==> flow/design.v <==
module surrounding(CLK,rst,EN,TRIG1,TRIG2,TRIG3,TRIG4,TRIG5,ECHO1,ECHO2,ECHO3,ECHO4,ECHO5,min,distance);
input CLK;                
input rst;                
input EN;                 
output reg [3:0] distance;
output reg TRIG1,TRIG2,TRIG3,TRIG4,TRIG5;          
input ECHO1,ECHO2,ECHO3,ECHO4,ECHO5;               
output reg [3:0] min;    
reg [24:0] count;
reg [24:0] count0,count1,count2,count3,count4,count5;
reg [24:0] countsg;
always @(posedge CLK)
begin
    if(rst)
    begin
        count<=0;
        TRIG1<=0;
        TRIG2<=0;
        TRIG3<=0;
        TRIG4<=0;
        TRIG5<=0;
    end
    else if(EN==1)
	 begin 
	     TRIG1<=0;
		  TRIG2<=0;
		  TRIG3<=0;
		  TRIG4<=0;
		  TRIG5<=0;
	 end
	 else if(EN==0)
	 begin
	     if(count==0|count==1)  
		  begin
		        TRIG1<=1;
		        TRIG2<=1;
		        TRIG3<=1;
		        TRIG4<=1;
		        TRIG5<=1;
				  count<=count+1;
		  end
		  else if(count==5000)         
		  begin 
		        TRIG1<=0;
		        TRIG2<=0;
		        TRIG3<=0;
		        TRIG4<=0;
		        TRIG5<=0;
		        count<=0;
		  end
		  else 
		  begin 
		        TRIG1<=0;
		        TRIG2<=0;
		        TRIG3<=0;
		        TRIG4<=0;
		        TRIG5<=0;
				  count<=count+1;
		  end
	  end
end
always @(posedge CLK)
if(rst)
begin
    count0<=0;
    count1<=0;
    count2<=0;
    count3<=0;
    count4<=0;
    count5<=0;
    min<=0;
    distance<=0;
end
else
begin
    if(count0==5000)
	 begin
	     count0<=0;
	     count1<=0;
		  count2<=0;
		  count3<=0;
		  count4<=0;
		  count5<=0;
		  min<=0;
    end	  
	 else
	 begin
		   count0<=count0+1;
	      if(ECHO1==1)
			begin 
				count1<=count1+1;
			end
			if(ECHO2==1)
			begin 
			count2<=count2+1;
			end
			if(ECHO3==1)
			begin 
			count3<=count3+1;
			end
			if(ECHO4==1)
			begin 
			count4<=count4+1;
			end
			if(ECHO5==1)
			begin 
				count5<=count5+1;
			end
	 end
	 if(ECHO1+ECHO2+ECHO3+ECHO4+ECHO5==4)
	 begin
	     if(count1>58&&count2>58&&count3>58&&count4>58&&count5>58)  
		  begin
		      min<=0;
				distance<=0;
        end
        else if(ECHO1==0)
        begin
            min<=1;
				distance<=count1*10/58;
        end
        else if(ECHO2==0)
        begin
            min<=2;
				distance<=count2*10/58;
        end
        else if(ECHO3==0)
        begin
            min<=3;
            distance<=count3*10/58;
		  end 
        else if(ECHO4==0)
        begin
            min<=4;
				distance<=count4*10/58;
        end
        else if(ECHO5==0)
        begin
            min<=5;
				distance<=count5*10/58;
        end			  
	 end
end
endmodule
module surrounding_driver(CLK,rst,CE20,EN,minsg,SG90);
input EN;                 
input [3:0] minsg;
output reg SG90;    
input CLK;                    
input rst;                    
input CE20;                   
reg [24:0] pwm;
reg [24:0] count;
always @(posedge CLK)
begin
	  if(rst) pwm<=0;
	  else if(CE20)
	  case(minsg)
		  0:begin pwm<=0; end
		  1:begin pwm<=40;  end
		  2:begin pwm<=60; end
		  3:begin pwm<=80; end
		  4:begin pwm<=100;end
		  5:begin pwm<=120; end
		  default: pwm<=0; 
	  endcase
end
always @(posedge CLK)
begin
     if(rst)
	  begin
	       count<=0;
	       SG90<=0;
	  end
     else if(count==1000)
	  begin
	       count<=0;
	  end
	  else if(count<pwm) 
	       begin 
			     SG90<=1;
				  count<=count+1;
			 end
	  else
	       begin
			     SG90<=0;
				  count<=count+1;
			 end
end
endmodule
module display_dis(clk,rst,distance,dig,seg);
input clk;
input rst;
input [3:0]distance;
output reg[3:0]dig;
output reg[6:0]seg;
reg[3:0]data1,data2;
reg[3:0]data;
reg q;
always@(posedge clk)
if(rst)
begin
data1<=0;data2<=0;
end
else
begin
data1<=distance%10;
data2<=distance/10;
end
always @(posedge clk)
if(rst)
begin
	q<=0;dig<=0;data<=0;
end
else
begin
	q<=q+1;
	case(q)
	1'd0 : begin dig<=4'b0001; data<=data1; end
	1'd1 : begin dig<=4'b0010; data<=data2; end
	endcase
end
always @(data)
begin 
	case(data)
   4'd0 : seg=7'b1111110;
   4'd1 : seg=7'b0110000;
   4'd2 : seg=7'b1101101;
   4'd3 : seg=7'b1111001;
   4'd4 : seg=7'b0110011;
   4'd5 : seg=7'b1011011;
   4'd6 : seg=7'b1011111;
   4'd7 : seg=7'b1110000;
   4'd8 : seg=7'b1111111;
   4'd9 : seg=7'b1111011;
   default : seg=7'b1111110;
   endcase
end
endmodule
module sur(
    input        CLK,
    input        rst,
    input        EN_sur,
    input        ECHO1,
    input        ECHO2,
    input        ECHO3,
    input        ECHO4,
    input        ECHO5,
    output       TRIG1,
    output       TRIG2,
    output       TRIG3,
    output       TRIG4,
    output       TRIG5,
    output       SG90,
    output [3:0] dig,
    output [6:0] seg,
    output [3:0] dis
);
wire [3:0] min;
wire [3:0] distance;
reg [24:0] count2;
reg        CLK2;
wire       CE20 = (count2 == 2000) && !CLK2;
always @(posedge CLK)
begin
    if (rst)
    begin
        count2 <= 0;
        CLK2   <= 0;
    end
    else if (count2 == 2000)
    begin
        count2 <= 0;
        CLK2   <= ~CLK2;
    end
    else
        count2 <= count2 + 1;
end
surrounding inst4(
    .CLK(CLK), .rst(rst), .EN(EN_sur),
    .TRIG1(TRIG1), .TRIG2(TRIG2), .TRIG3(TRIG3), .TRIG4(TRIG4), .TRIG5(TRIG5),
    .ECHO1(ECHO1), .ECHO2(ECHO2), .ECHO3(ECHO3), .ECHO4(ECHO4), .ECHO5(ECHO5),
    .min(min), .distance(distance)
);
surrounding_driver inst1(
    .CLK(CLK), .rst(rst), .CE20(CE20), .EN(EN_sur), .minsg(min), .SG90(SG90)
);
display_dis inst(
    .clk(CLK), .rst(rst), .distance(distance), .dig(dig), .seg(seg)
);
assign dis = distance;
endmodule
--- tool output ---
Reports on sur. Tool output for the design above before and after an edit, in the order of the flow. "unedited" refers to lines of the RTL above, "edited" to lines of the edited file. "change" is "edited" less "unedited", of the values as shown; "rel. change" is that difference over "unedited", in percent. Operators carry their Yosys type and port widths (W data, S select, Z words). Library cell names are shortened. A cell with - has no value.

Top module: sur. Clock: CLK. Standard-cell library: sky130hd. Corner: tt_025C_1v80.

Edit of the RTL. The edit as a unified diff against the file above. This change comes from a script, not from a designer. No optimisation was intended, and the edited design may behave differently.

```diff
@@ -151,5 +151,5 @@
 input CE20;                   
 reg [24:0] pwm;
-reg [24:0] count;
+reg [30:0] count;
 always @(posedge CLK)
 begin
```

Word level. Source: Yosys, flattened and elaborated, memories not mapped. Widths are those after wreduce. Print and check cells do not count. Equal cells are merged and count once. Memory sizes are those after Yosys's memory passes, which may raise the word count (mostly to a power of two), join words into wider ones and drop unused or constant bits.

Word-level totals: register bits (unedited 274, edited 280, change +6, rel. change +2.19%); bits in read-only memories (unedited 112, edited 112, change 0, rel. change 0.00%); clocked read ports x word width (unedited 7, edited 7, change 0, rel. change 0.00%); memories (unedited 1, edited 1, change 0, rel. change 0.00%); input port bits (unedited 8, edited 8, change 0, rel. change 0.00%); output and inout port bits (unedited 21, edited 21, change 0, rel. change 0.00%); cells after elaboration (unedited 101, edited 101, change 0, rel. change 0.00%).

Memory list: shape (words x width / read and write ports) (unedited 16 x 7 bit 1R0W, edited 16 x 7 bit 1R0W).

Operators by class: add/sub/neg operators (unedited 14, edited 14, change 0, rel. change 0.00%); multiply operators (unedited 5, edited 5, change 0, rel. change 0.00%); divide/modulo/power cells (unedited 7, edited 7, change 0, rel. change 0.00%); order comparisons (unedited 6, edited 6, change 0, rel. change 0.00%); eq/ne operators (unedited 12, edited 12, change 0, rel. change 0.00%); muxes and demuxes (unedited 22, edited 22, change 0, rel. change 0.00%); bitwise logic cells (unedited 3, edited 3, change 0, rel. change 0.00%); reductions and logical operators (unedited 12, edited 12, change 0, rel. change 0.00%).

Operator list: $add A25 B1 Y25 const B (unedited 9, edited 8, change -1, rel. change -11.11%); $eq A25 B10 Y1 const B (unedited 1, edited 0, change -1, rel. change -100.00%); $lt A25 B25 Y1 (unedited 1, edited 0, change -1, rel. change -100.00%); $add A31 B1 Y31 const B (unedited 0, edited 1, change +1); $eq A31 B10 Y1 const B (unedited 0, edited 1, change +1); $lt A31 B25 Y1 (unedited 0, edited 1, change +1); $mux W4 (unedited 15, edited 15, change 0, rel. change 0.00%); $div A32 B6 Y32 const B (unedited 5, edited 5, change 0, rel. change 0.00%); $gt A25 B6 Y1 const B (unedited 5, edited 5, change 0, rel. change 0.00%); $logic_and A1 B1 Y1 (unedited 5, edited 5, change 0, rel. change 0.00%); $mul A25 B3 Y28 const B (unedited 5, edited 5, change 0, rel. change 0.00%); $reduce_or A2 Y1 (unedited 4, edited 4, change 0, rel. change 0.00%); $add A32 B1 Y32 (unedited 3, edited 3, change 0, rel. change 0.00%); $eq A25 B13 Y1 const B (unedited 2, edited 2, change 0, rel. change 0.00%); $eq A4 B2 Y1 const B (unedited 2, edited 2, change 0, rel. change 0.00%); $eq A4 B3 Y1 const B (unedited 2, edited 2, change 0, rel. change 0.00%); $mux W1 (unedited 2, edited 2, change 0, rel. change 0.00%); $mux W25 (unedited 2, edited 2, change 0, rel. change 0.00%); $not A1 Y1 (unedited 2, edited 2, change 0, rel. change 0.00%); $pmux W4 S2 (unedited 2, edited 2, change 0, rel. change 0.00%); $add A1 B1 Y1 const B (unedited 1, edited 1, change 0, rel. change 0.00%); $add A1 B1 Y2 (unedited 1, edited 1, change 0, rel. change 0.00%); $div A4 B4 Y32 const B (unedited 1, edited 1, change 0, rel. change 0.00%); $eq A25 B1 Y1 const B (unedited 1, edited 1, change 0, rel. change 0.00%); $eq A25 B11 Y1 const B (unedited 1, edited 1, change 0, rel. change 0.00%); $eq A32 B3 Y1 const B (unedited 1, edited 1, change 0, rel. change 0.00%); $eq A4 B1 Y1 const B (unedited 1, edited 1, change 0, rel. change 0.00%); $logic_not A1 Y1 (unedited 1, edited 1, change 0, rel. change 0.00%).

The list need not be complete.

Longest topological paths. Depth = most cells in a row (Yosys ltp): at word level without a register or memory, in the mapped netlist without a sequential cell, where the memories' decode and read muxes count.

Logic depth: depth after elaboration (unedited 9, edited 9, change 0, rel. change 0.00%); ABC_AREA (unedited 0, edited 0); depth in mapped cells (unedited 71, edited 71, change 0, rel. change 0.00%).

Mapped cells and area. Yosys stat after the flow's synthesis: flattened, memories mapped to cells. It holds for the ABC_AREA given above (unset counts as 0); a run with the other value may have another netlist.

Cells by type: nor2_1 (unedited 401, edited 436, change +35, rel. change +8.73%); a21oi_1 (unedited 233, edited 266, change +33, rel. change +14.16%); clkbuf_1 (unedited 67, edited 92, change +25, rel. change +37.31%); nor3_1 (unedited 66, edited 52, change -14, rel. change -21.21%); o21a_1 (unedited 35, edited 21, change -14, rel. change -40.00%); buf_4 (unedited 23, edited 10, change -13, rel. change -56.52%); xnor2_1 (unedited 133, edited 143, change +10, rel. change +7.52%); buf_6 (unedited 13, edited 3, change -10, rel. change -76.92%); nand2_1 (unedited 293, edited 302, change +9, rel. change +3.07%); o211ai_1 (unedited 57, edited 48, change -9, rel. change -15.79%); and2_1 (unedited 25, edited 34, change +9, rel. change +36.00%); buf_2 (unedited 21, edited 12, change -9, rel. change -42.86%); a311oi_1 (unedited 12, edited 3, change -9, rel. change -75.00%); and3_1 (unedited 81, edited 74, change -7, rel. change -8.64%); nand4_1 (unedited 75, edited 68, change -7, rel. change -9.33%); a211oi_1 (unedited 58, edited 51, change -7, rel. change -12.07%); dfxtp_1 (unedited 256, edited 262, change +6, rel. change +2.34%); o31ai_1 (unedited 20, edited 14, change -6, rel. change -30.00%).

The list need not be complete.

Synthesis totals: mapped cells (unedited 3396, edited 3373, change -23, rel. change -0.68%); mapped area (µm²) (unedited 26445.4, edited 25773.5, change -671.9, rel. change -2.54%); sequential area (µm²) (unedited 5124.9, edited 5245.0, change +120.1, rel. change +2.34%); flip-flops (unedited 256, edited 262, change +6, rel. change +2.34%); buffers (unedited 137, edited 125, change -12, rel. change -8.76%).

The figures by module come from a second, unflattened synthesis with its own total; it is not the netlist above.

Unflattened totals: cells (unflattened synthesis) (unedited 3405, edited 3454, change +49, rel. change +1.44%); area total of the unflattened synthesis (µm²) (unedited 26007.4, edited 26351.5, change +344.1, rel. change +1.32%).

Rows give one instance, submodules left out.

Modules, unedited: surrounding (instances 1, cells 3013, area 22576.7 µm², seq. area 3683.5 µm²); surrounding_driver (instances 1, cells 183, area 1586.5 µm², seq. area 620.6 µm²); sur (instances 1, cells 146, area 1228.7 µm², seq. area 520.5 µm²); display_dis (instances 1, cells 63, area 615.6 µm², seq. area 280.3 µm²).

Modules, edited: surrounding (instances 1, cells 3013, area 22576.7 µm², seq. area 3683.5 µm²); surrounding_driver (instances 1, cells 232, area 1930.6 µm², seq. area 740.7 µm²); sur (instances 1, cells 146, area 1228.7 µm², seq. area 520.5 µm²); display_dis (instances 1, cells 63, area 615.6 µm², seq. area 280.3 µm²).

Path before layout. Source: OpenSTA report_checks on the synthesized netlist (no wires, ideal clock, input and output delay 20% of the period each), path of least setup slack; recovery checks are left aside. Register names are those of the netlist, which keeps one name where synthesis merged equal registers.

Path post-synthesis: path type (unedited input-to-reg, edited input-to-reg); from (unedited in ECHO4, edited in ECHO3); to (unedited reg inst4.distance[1], edited reg inst4.distance[0]); period (ns) (unedited 25.0, edited 25.0, change 0.0, rel. change 0.00%); input delay (ns) (unedited 5.000, edited 5.000, change 0.000, rel. change 0.00%); launch time at the first pin (ns) (unedited 5.000, edited 5.000, change 0.000, rel. change 0.00%); data arrival time (ns) (unedited 17.815, edited 20.642, change +2.827, rel. change +15.87%); required time (ns) (unedited 24.941, edited 24.922, change -0.019, rel. change -0.08%); setup slack (ns) (unedited 7.126, edited 4.280, change -2.846); path delay (ns) (unedited 12.874, edited 15.720, change +2.846, rel. change +22.11%); stages (unedited 60, edited 62, change +2, rel. change +3.33%); path buffers (unedited 6, edited 4, change -2, rel. change -33.33%); synthesis period reached (ns) (unedited 17.874, edited 20.72, change +2.846, rel. change +15.92%).

"path delay" = arrival - input delay + setup time. "stages": output pins that drive a net of the path, with the launching flip-flop's if there is one; two outputs of one cell count as two. "synthesis period reached" = period - worst setup slack (recovery checks aside). The figure is calculated, with input and output delays left at 20% of the set period. The rows between start and end are the longest chain of elaborated cells between them; the timing report does not say that the signal goes this way. Where chains are equally long, one stands for them. Each line given opens the expression or statement behind the cell; cells for indexed reads and writes are added by Yosys, which also makes memories of some case tables. A register here has more assigning lines than the two given.

Between the ends, post-synthesis, unedited:
Cell sequence: nand2_1 or3_1 a211oi_1 a211oi_1 o221ai_2 o211ai_4 nor2_1 o21ai_0 o41ai_2 nand3_1 and3_1 buf_6 a32o_1 or3_4 buf_6 o211ai_2 nor3_1 a221o_1 [24 not listed] mux2i_1 o21ai_2 a21oi_1 o221ai_4 mux2i_2 and4_1 o221a_4 o2111ai_2 a41oi_2 buf_6 mux2_1 nor2_1 or2_1 a21oi_1 a311oi_2 inv_1 o31ai_1 a22o_1. For elaborated cells on any way between the ends the number is 10. The entry for source lines of those cells reads 6. Those cells by class: 2 x add/sub; 2 x eq/ne; 5 x mux; 1 x reduce/logical.

RTL lines, path post-synthesis, unedited: start, declared (line 247) `input        ECHO4,`; end, assigned (line 120) `distance<=count1*10/58;`; end, assigned (line 125) `distance<=count2*10/58;`; end, declared (line 5) `output reg [3:0] distance;`.

unedited: Chain of elaborated cells between the ends: none given.

Between the ends, post-synthesis, edited:
Cell sequence: buf_2 and2_1 buf_2 nand2_1 nor3_1 or4_1 or3b_1 nor4_4 nor3_2 a2111oi_4 o32ai_4 a2111oi_1 a2111oi_2 a2111oi_4 xor2_2 or4_1 o211a_1 buf_4 [26 not listed] o31ai_1 a32oi_2 xnor2_1 o211a_1 or4_1 nand3_2 o21ai_2 a21oi_2 nor2_1 a211oi_1 a21o_1 mux2i_2 xnor2_2 o31ai_4 or4_1 o221ai_1 o2111ai_1 a32oi_1. The entry for length of the longest elaborated chain reads 5. For elaborated cells on any way between the ends the number is 10. The entry for source lines of those cells reads 5. Those cells by class: 3 x add/sub; 2 x eq/ne; 4 x mux; 1 x reduce/logical.

RTL lines, path post-synthesis, edited: start, declared (line 246) `input        ECHO3,`; $add A32 B1 Y32 (3 in a row) (line 110) `if(ECHO1+ECHO2+ECHO3+ECHO4+ECHO5==4)`; $eq A32 B3 Y1 (line 110); $reduce_and A2 Y1; end, assigned (line 120) `distance<=count1*10/58;`; end, assigned (line 125) `distance<=count2*10/58;`; end, declared (line 5) `output reg [3:0] distance;`.

Timing after layout. Path of least setup slack in the final report of the runs of pair A (OpenROAD, finished layout, wires in). Where an end is a register, its clock arrival counts in the times.

Path post-layout: path type (unedited input-to-reg, edited input-to-reg); from (unedited in ECHO3, edited in ECHO1); to (unedited reg inst4.distance[1], edited reg inst4.distance[0]); period (ns) (unedited 25.0, edited 25.0, change 0.0, rel. change 0.00%); input delay (ns) (unedited 5.00, edited 5.00, change 0.00, rel. change 0.00%); launch time at the first pin (ns) (unedited 5.00, edited 5.00, change 0.00, rel. change 0.00%); data arrival time (ns) (unedited 22.12, edited 23.47, change +1.35, rel. change +6.10%); required time (ns) (unedited 25.54, edited 25.47, change -0.07, rel. change -0.27%); setup slack (ns) (unedited 3.41, edited 1.99, change -1.42); stages (unedited 55, edited 59, change +4, rel. change +7.27%); path buffers (unedited 2, edited 1, change -1, rel. change -50.00%).

The rows between start and end are the longest chain of elaborated cells between them; the timing report does not say that the signal goes this way. Where chains are equally long, one stands for them. A register here has more assigning lines than the two given.

Between the ends, post-layout, unedited:
Cell sequence: buf_2 buf_4 nand2_1 or3_1 a211oi_1 a211oi_1 o221ai_2 o211ai_4 nor2_1 o21ai_0 o41ai_2 nand3_1 and3_1 a32o_1 or3_4 o221ai_2 a21o_1 o211a_1 [19 not listed] o22a_2 or2_1 mux2i_1 o21ai_2 a21oi_1 o221ai_4 a21oi_4 xnor2_1 o211ai_1 a41oi_2 mux2_1 nor2_1 or2_1 a21oi_1 a311oi_2 inv_1 o31ai_1 a22o_1. The entry for length of the longest elaborated chain reads 5. For elaborated cells on any way between the ends the number is 10. The entry for source lines of those cells reads 5. Those cells by class: 3 x add/sub; 2 x eq/ne; 4 x mux; 1 x reduce/logical.

RTL lines, path post-layout, unedited: start, declared (line 246) `input        ECHO3,`; $add A32 B1 Y32 (3 in a row) (line 110) `if(ECHO1+ECHO2+ECHO3+ECHO4+ECHO5==4)`; $eq A32 B3 Y1 (line 110); $reduce_and A2 Y1; end, assigned (line 120) `distance<=count1*10/58;`; end, assigned (line 125) `distance<=count2*10/58;`; end, declared (line 5) `output reg [3:0] distance;`.

Between the ends, post-layout, edited:
Cell sequence: buf_2 inv_1 nor2_1 o211ai_1 or3b_1 a211oi_1 a211oi_2 or2_2 o21ai_1 mux2_2 a21oi_1 o32ai_2 mux2_2 o21a_1 a211oi_4 mux2i_1 nand3_1 o211ai_2 [23 not listed] o31ai_1 a32oi_2 xnor2_1 o211a_1 or4_1 nand3_2 o21ai_2 a21oi_2 o31ai_1 mux2_2 a21bo_2 a21oi_1 o21ai_1 o31ai_4 or4_1 o221ai_1 o2111ai_1 a32oi_1. The entry for length of the longest elaborated chain reads 6. For elaborated cells on any way between the ends the number is 9. The entry for source lines of those cells reads 3. Those cells by class: 4 x add/sub; 2 x eq/ne; 2 x mux; 1 x reduce/logical.

RTL lines, path post-layout, edited: start, declared (line 244) `input        ECHO1,`; $add A1 B1 Y2 (line 110) `if(ECHO1+ECHO2+ECHO3+ECHO4+ECHO5==4)`; $add A32 B1 Y32 (3 in a row) (line 110); $eq A32 B3 Y1 (line 110); $reduce_and A2 Y1; end, assigned (line 120) `distance<=count1*10/58;`; end, assigned (line 125) `distance<=count2*10/58;`; end, declared (line 5) `output reg [3:0] distance;`.

Layout results. Both versions went through the flow (Yosys, OpenROAD) with the same settings in each pair. Constraints: input delay and output delay 20% of the set period each, output load 0.01 pF.

Flow settings, pair A:
CORE_UTILIZATION: 40. The figure for period_ns is 25.0. Under CAP_MARGIN stands 20. The figure for CORE_MARGIN is 2. SLEW_MARGIN: 20.

Results, pair A: chip area in the Yosys report (µm²) (unedited 26445.4, edited 25773.5, change -671.9, rel. change -2.54%); die outline area (µm²) (unedited 68186.3, edited 66478.9, change -1707.4, rel. change -2.50%); standard-cell area of the final layout (µm²) (unedited 28228.3, edited 27976.8, change -251.5, rel. change -0.89%); final utilization (unedited 0.43, edited 0.436, change +0.006); lowest setup slack (ns) (unedited 3.413, edited 1.995, change -1.418); setup TNS (ns) (unedited 0.000, edited 0.000, change 0.000); post-route worst hold slack (ns) (unedited 0.474, edited 0.460, change -0.014).

Flow settings, pair B:
Under ABC_AREA stands 0. For CORE_ASPECT_RATIO the number is 1.5. CORE_UTILIZATION: 43. The entry for GPL_ROUTABILITY_DRIVEN reads 1. GPL_TIMING_DRIVEN: 1. MIN_ROUTING_LAYER: met2. The figure for PLACE_DENSITY is 0.49. SLEW_MARGIN: 5. The figure for period_ns is 26.8. Under CAP_MARGIN stands 20. The figure for CORE_MARGIN is 2.

Results, pair B: chip area in the Yosys report (µm²) (unedited 26445.4, edited 25773.5, change -671.9, rel. change -2.54%); die outline area (µm²) (unedited 63541.6, edited 61952.5, change -1589.1, rel. change -2.50%); standard-cell area of the final layout (µm²) (unedited 28053.2, edited 27660.3, change -392.9, rel. change -1.40%); final utilization (unedited 0.46, edited 0.468, change +0.008); lowest setup slack (ns) (unedited 4.160, edited 2.544, change -1.616); setup TNS (ns) (unedited 0.000, edited 0.000, change 0.000); post-route worst hold slack (ns) (unedited 0.473, edited 0.481, change +0.008).
--- end ---
